==> flow/design.v <==
module cordic_dds # (
   parameter DW = 16,                
   parameter PIPE_DEPTH = 14,        
   parameter limP = 16'h4dba         
)
( 
   sin_o, cos_o, err_o,
   clk, phase_i
);
   input             clk;
   input [DW-1:0]    phase_i;        
   output [DW:0]     sin_o, cos_o;   
   output [DW:0]     err_o;          
   reg [DW:0] cos_r, sin_o_r;
   reg [DW:0] x[PIPE_DEPTH:0];
   reg [DW:0] y[PIPE_DEPTH:0];
   reg [DW:0] z[PIPE_DEPTH:0];
   reg [1:0] quadrant [PIPE_DEPTH:0];
   wire [DW:0] atan_rom[PIPE_DEPTH:0];
   assign atan_rom[0] = 8189;
   assign atan_rom[1] = 4834;
   assign atan_rom[2] = 2554;
   assign atan_rom[3] = 1296;
   assign atan_rom[4] = 650;
   assign atan_rom[5] = 325;
   assign atan_rom[6] = 162;
   assign atan_rom[7] = 81;
   assign atan_rom[8] = 40;
   assign atan_rom[9] = 20;
   assign atan_rom[10] = 10;
   assign atan_rom[11] = 5;
   assign atan_rom[12] = 2;
   assign atan_rom[13] = 1;
   assign atan_rom[14] = 0;
   always @ (posedge clk) begin  
      x[0] <= {1'b0, limP};
      y[0] <= 0;
      z[0] <= {3'b0, phase_i[DW-1-2:0]};  
   end
   always @ (posedge clk) begin  
      x[1] <= x[0] - y[0];
      y[1] <= x[0] + y[0];
      z[1] <= z[0] - atan_rom[0];  
   end
   generate
      genvar k;
      for(k=1; k<PIPE_DEPTH; k=k+1) begin
         always @ (posedge clk) begin
            if (z[k][DW]) begin  
               x[k+1] <= x[k] + {{k{y[k][DW]}},y[k][DW:k]};  
               y[k+1] <= y[k] - {{k{x[k][DW]}},x[k][DW:k]};  
               z[k+1] <= z[k] + atan_rom[k];
            end else begin
               x[k+1] <= x[k] - {{k{y[k][DW]}},y[k][DW:k]};
               y[k+1] <= y[k] + {{k{x[k][DW]}},x[k][DW:k]};
               z[k+1] <= z[k] - atan_rom[k];
            end
         end
      end
   endgenerate
   always @ (posedge clk) begin
      quadrant[0] <= phase_i[DW-1:DW-2];
   end
   generate
      genvar j;
      for(j=0; j<PIPE_DEPTH; j=j+1) begin
         always @ (posedge clk) begin
            quadrant[j+1] <= quadrant[j];
         end
      end
   endgenerate
   always @ (posedge clk)
      case(quadrant[PIPE_DEPTH])
         2'b00: begin
            cos_r <= x[PIPE_DEPTH];  
            sin_o_r <= y[PIPE_DEPTH];  
         end
         2'b01: begin
            cos_r <= ~(y[PIPE_DEPTH]) + 1'b1;  
            sin_o_r <= x[PIPE_DEPTH];  
         end
         2'b10: begin
            cos_r <= ~(x[PIPE_DEPTH]) + 1'b1;  
            sin_o_r <= ~(y[PIPE_DEPTH]) + 1'b1;  
         end
         2'b11: begin
            cos_r <= y[PIPE_DEPTH];  
            sin_o_r <= ~(x[PIPE_DEPTH]) + 1'b1;  
         end
      endcase
   assign cos_o = cos_r;
   assign sin_o = sin_o_r;
   assign err_o = z[PIPE_DEPTH];
endmodule
Memo
Re: synthesis data of cordic_dds

==> Step by step through the tools: cordic_dds <==
Each step is given for the RTL above and for the edited RTL.
"before" refers to lines of the RTL above, "after" to lines of the edited file.
"change" is "after" less "before", of the values as shown; "change_rel_pct" is that difference over "before", in percent.
Operators carry their Yosys type and port widths (W data, S select, Z words).
Library cell names are shortened.
{ "setup": {"top_module": "cordic_dds", "clk_port": "clk", "lib": "sky130hd", "corner": "tt_025C_1v80"} }

==> Edit of the RTL <==
The edit as a unified diff against the file above.
The edited RTL no longer does the same as the RTL above: the edit was made by script, with no optimisation intended.
begin of diff
@@ -6,10 +6,12 @@
 ( 
    sin_o, cos_o, err_o,
-   clk, phase_i
+   clk, phase_i_pin
 );
    input             clk;
-   input [DW-1:0]    phase_i;        
+   input [DW-1:0]    phase_i_pin;        
    output [DW:0]     sin_o, cos_o;   
    output [DW:0]     err_o;          
+   reg [DW-1:0] phase_i;
+   always @(posedge clk) phase_i <= phase_i_pin;
    reg [DW:0] cos_r, sin_o_r;
    reg [DW:0] x[PIPE_DEPTH:0];
end of diff

==> Word-level counts <==
Counts by Yosys on the flattened word-level netlist (proc, flatten, opt, wreduce). Print and check cells are left out. Cells with the same type and inputs are merged into one.
{ "classes": {"columns": ["element", "before", "after", "change", "change_rel_pct"], "rows": [
  ["n_addsub", 77, 77, 0, 0.00],
  ["n_eq", 3, 3, 0, 0.00],
  ["reduce_logical", 1, 1, 0, 0.00],
  ["mux", 41, 41, 0, 0.00],
  ["logic", 2, 2, 0, 0.00]
]} }
Operator kinds equal on both sides are left out: 38.
{ "word_totals": {"columns": ["element", "before", "after", "change", "change_rel_pct"], "rows": [
  ["word_cells", 182, 183, 1, 0.55],
  ["output_inout_bits", 51, 51, 0, 0.00],
  ["input_bits", 17, 17, 0, 0.00],
  ["register_bits", 752, 768, 16, 2.13]
]} }

==> Depth <==
Longest topological path by Yosys (ltp), each cell counted once; first at word level (registers and memories cut), then after technology mapping (sequential cells cut; the memories' decode and read muxes count).
{ "depth": {"columns": ["element", "before", "after", "change", "change_rel_pct"], "rows": [
  ["depth_word", 3, 3, 0, 0.00],
  ["abc_area", "0", "0", null, null],
  ["ltp_mapped", 17, 17, 0, 0.00],
  ["depth_no_buf", 17, 17, 0, 0.00]
]} }

==> Mapped cells and area <==
Yosys stat after the flow's synthesis: flattened, memories mapped to cells. It holds for the ABC_AREA given above (unset counts as 0); a run with the other value may have another netlist.
{ "types": {"columns": ["type", "before", "after", "change", "change_rel_pct"], "rows": [
  ["dfxtp_1", 718, 734, 16, 2.23]
]} }
Cell types equal on both sides are left out: 68.
{ "mapped": {"columns": ["element", "before", "after", "change", "change_rel_pct"], "rows": [
  ["buf_cells", 61, 61, 0, 0.00],
  ["synth_area_um2", 43683.1, 44003.5, 320.4, 0.73],
  ["seqArea_um2", 14373.8, 14694.1, 320.3, 2.23],
  ["mapped_cells", 4873, 4889, 16, 0.33],
  ["ffs", 718, 734, 16, 2.23]
]} }

==> Worst setup path after synthesis <==
Source: OpenSTA report_checks on the synthesized netlist (no wires, ideal clock, input and output delay 20% of the period each), path of least setup slack; recovery checks are left aside. Register names are those of the netlist, which keeps one name where synthesis merged equal registers.
{ "synth_path": {"columns": ["element", "before", "after", "change", "change_rel_pct"], "rows": [
  ["path_type", "flip-flop to flip-flop", "flip-flop to flip-flop", null, null],
  ["from", "reg z[4][16]", "reg z[4][16]", null, null],
  ["to", "reg y[5][16]", "reg y[5][16]", null, null],
  ["n_path_buf", 2, 2, 0, 0.00],
  ["delay_ns", 3.502, 3.502, 0.000, 0.00],
  ["arrival_ns", 3.384, 3.384, 0.000, 0.00],
  ["setup_slack_ns", 1.498, 1.498, 0.000, null],
  ["setup_ns", 0.118, 0.118, 0.000, null],
  ["required_ns", 4.882, 4.882, 0.000, 0.00],
  ["t_first_pin_ns", 0.000, 0.000, 0.000, null],
  ["driving_pins", 13, 13, 0, 0.00],
  ["clock_period_ns", 5.0, 5.0, 0.0, 0.00],
  ["period_less_setup_slack_ns", 3.502, 3.502, 0.000, 0.00]
]} }
"delay_ns" is the arrival time less input delay plus setup time.
"driving_pins" counts driving pins, that of a launching flip-flop among them; a cell with two outputs on the path counts twice.
"period_less_setup_slack_ns" = period - worst setup slack (recovery checks aside). The figure is calculated, with input and output delays left at 20% of the set period.
The rows between start and end are the longest chain of elaborated cells between them; the timing report does not say that the signal goes this way. Where chains are equally long, one stands for them.
A line is the first line of the expression or statement that the cell stems from. Yosys adds cells for indexed reads and writes and turns some case tables into memories.
{ "synth_between_before": {"path_cell_list": "dfxtp_1 > clkbuf_1 > buf_1 > mux2i_1 > fa_1 > a211o_1 > a2111o_1 > a31oi_1 > o21ai_1 > a21o_1 > and4_4 > o32a_1 > xnor2_1", "elab_chain_len": 1, "cone_cells": 1, "cone_lines": 1, "cone_classes": "1 x mux"} }
{ "synth_lines_before": {"columns": ["element", "line", "text"], "rows": [
  ["start, declared", 17, "reg [DW:0] z[PIPE_DEPTH:0];"],
  ["start, assigned", 52, "z[k+1] <= z[k] + atan_rom[k];"],
  ["start, assigned", 56, "z[k+1] <= z[k] - atan_rom[k];"],
  ["$mux W17", 49, "if (z[k][DW]) begin"],
  ["end, assigned", 51, "y[k+1] <= y[k] - {{k{x[k][DW]}},x[k][DW:k]};"],
  ["end, assigned", 55, "y[k+1] <= y[k] + {{k{x[k][DW]}},x[k][DW:k]};"],
  ["end, declared", 16, "reg [DW:0] y[PIPE_DEPTH:0];"]
]} }
{ "synth_between_after": {"path_cell_list": "dfxtp_1 > clkbuf_1 > buf_1 > mux2i_1 > fa_1 > a211o_1 > a2111o_1 > a31oi_1 > o21ai_1 > a21o_1 > and4_4 > o32a_1 > xnor2_1", "elab_chain_len": 1, "cone_cells": 1, "cone_lines": 1, "cone_classes": "1 x mux"} }
{ "synth_lines_after": {"columns": ["element", "line", "text"], "rows": [
  ["start, declared", 19, "reg [DW:0] z[PIPE_DEPTH:0];"],
  ["start, assigned", 54, "z[k+1] <= z[k] + atan_rom[k];"],
  ["start, assigned", 58, "z[k+1] <= z[k] - atan_rom[k];"],
  ["$mux W17", 51, "if (z[k][DW]) begin"],
  ["end, assigned", 53, "y[k+1] <= y[k] - {{k{x[k][DW]}},x[k][DW:k]};"],
  ["end, assigned", 57, "y[k+1] <= y[k] + {{k{x[k][DW]}},x[k][DW:k]};"],
  ["end, declared", 18, "reg [DW:0] y[PIPE_DEPTH:0];"]
]} }

==> Path in the finished layout <==
From the final timing report of the runs of set A: the path of least setup slack in the routed layout; clock arrival at registers is part of the times.
{ "layout_path": {"columns": ["element", "before", "after", "change", "change_rel_pct"], "rows": [
  ["path_type", "flip-flop to flip-flop", "flip-flop to flip-flop", null, null],
  ["from", "reg y[4][4]", "reg y[4][4]", null, null],
  ["to", "reg x[5][15]", "reg x[5][15]", null, null],
  ["required_ns", 4.51, 4.53, 0.02, 0.44],
  ["t_first_pin_ns", 0.66, 0.67, 0.01, 1.52],
  ["setup_slack_ns", 0.35, 0.43, 0.08, null],
  ["driving_pins", 15, 15, 0, 0.00],
  ["clock_period_ns", 4.0, 4.0, 0.0, 0.00],
  ["setup_ns", 0.12, 0.12, 0.00, null],
  ["arrival_ns", 4.16, 4.09, -0.07, -1.68],
  ["n_path_buf", 1, 1, 0, 0.00]
]} }
The rows between start and end are the longest chain of elaborated cells between them; the timing report does not say that the signal goes this way. Where chains are equally long, one stands for them.
{ "layout_between_before": {"path_cell_list": "dfxtp_1 > inv_1 > ha_1 > nor3b_1 > nor2_1 > xnor2_1 > ha_1 > or2_2 > o41ai_2 > buf_4 > o21ai_0 > or4_1 > a31oi_1 > o21ai_0 > xor2_1", "elab_chain_len": 2, "cone_cells": 3, "cone_lines": 3, "cone_classes": "2 x add/sub; 1 x mux"} }
{ "layout_lines_before": {"columns": ["element", "line", "text"], "rows": [
  ["start, declared", 16, "reg [DW:0] y[PIPE_DEPTH:0];"],
  ["start, assigned", 51, "y[k+1] <= y[k] - {{k{x[k][DW]}},x[k][DW:k]};"],
  ["start, assigned", 55, "y[k+1] <= y[k] + {{k{x[k][DW]}},x[k][DW:k]};"],
  ["$sub A17 B17 Y17", 54, "x[k+1] <= x[k] - {{k{y[k][DW]}},y[k][DW:k]};"],
  ["$mux W17", 49, "if (z[k][DW]) begin"],
  ["end, assigned", 50, "x[k+1] <= x[k] + {{k{y[k][DW]}},y[k][DW:k]};"],
  ["end, assigned", 54, null],
  ["end, declared", 15, "reg [DW:0] x[PIPE_DEPTH:0];"]
]} }
{ "layout_between_after": {"path_cell_list": "dfxtp_1 > inv_1 > ha_1 > nor3b_2 > nor2_1 > xnor2_1 > ha_1 > or2_2 > o41ai_2 > buf_4 > o21ai_0 > or4_1 > a31oi_1 > o21ai_0 > xor2_1", "elab_chain_len": 2, "cone_cells": 3, "cone_lines": 3, "cone_classes": "2 x add/sub; 1 x mux"} }
{ "layout_lines_after": {"columns": ["element", "line", "text"], "rows": [
  ["start, declared", 18, "reg [DW:0] y[PIPE_DEPTH:0];"],
  ["start, assigned", 53, "y[k+1] <= y[k] - {{k{x[k][DW]}},x[k][DW:k]};"],
  ["start, assigned", 57, "y[k+1] <= y[k] + {{k{x[k][DW]}},x[k][DW:k]};"],
  ["$sub A17 B17 Y17", 56, "x[k+1] <= x[k] - {{k{y[k][DW]}},y[k][DW:k]};"],
  ["$mux W17", 51, "if (z[k][DW]) begin"],
  ["end, assigned", 52, "x[k+1] <= x[k] + {{k{y[k][DW]}},y[k][DW:k]};"],
  ["end, assigned", 56, null],
  ["end, declared", 17, "reg [DW:0] x[PIPE_DEPTH:0];"]
]} }

==> Flow runs <==
Runs of the flow (Yosys, OpenROAD) on both versions; the two runs of a pair have the same settings. The constraints put input and output delay at 20% of the set period each and load the outputs with 0.01 pF.
{ "settings_set_A": {"CORE_UTILIZATION": 40, "period_ns": 4.0, "CAP_MARGIN": 20, "CORE_MARGIN": 2, "SLEW_MARGIN": 20} }
{ "results_set_A": {"columns": ["element", "before", "after", "change", "change_rel_pct"], "rows": [
  ["worstSetupSlack_ns", 0.352, 0.432, 0.080, null],
  ["utilization_frac", 0.453, 0.453, 0.000, null],
  ["total_die_area_um2", 111867.0, 112678.0, 811.0, 0.72],
  ["yosys_chip_area_um2", 43683.1, 44003.5, 320.4, 0.73],
  ["cell_area_final_um2", 49137.1, 49384.9, 247.8, 0.50],
  ["setupTns_ns", 0.000, 0.000, 0.000, null],
  ["hold_worst_slack_ns", 0.306, 0.318, 0.012, null],
  ["period_less_ws_ns", 3.648, 3.568, -0.080, -2.19]
]} }
{ "settings_set_B": {"CELL_PAD_IN_SITES_DETAIL_PLACEMENT": 0, "CORE_ASPECT_RATIO": 1.04, "CORE_UTILIZATION": 50, "CTS_CLUSTER_SIZE": 60, "PLACE_DENSITY_LB_ADDON": 0.13, "SETUP_SLACK_MARGIN": 0.59, "period_ns": 2.64, "CAP_MARGIN": 20, "CORE_MARGIN": 2, "SLEW_MARGIN": 20} }
{ "results_set_B": {"columns": ["element", "before", "after", "change", "change_rel_pct"], "rows": [
  ["worstSetupSlack_ns", -0.641, -0.588, 0.053, null],
  ["utilization_frac", 0.747, 0.736, -0.011, null],
  ["total_die_area_um2", 89746.0, 90397.2, 651.2, 0.73],
  ["yosys_chip_area_um2", 43683.1, 44003.5, 320.4, 0.73],
  ["cell_area_final_um2", 64704.6, 63906.3, -798.3, -1.23],
  ["setupTns_ns", -16.712, -15.552, 1.160, null],
  ["hold_worst_slack_ns", 0.318, 0.320, 0.002, null],
  ["period_less_ws_ns", 3.281, 3.228, -0.053, -1.62]
]} }
"period_less_ws_ns" is the run's clock period less its worst setup slack. It is reckoned from that one timing run; input and output delays stay at 20% of the period that was set.
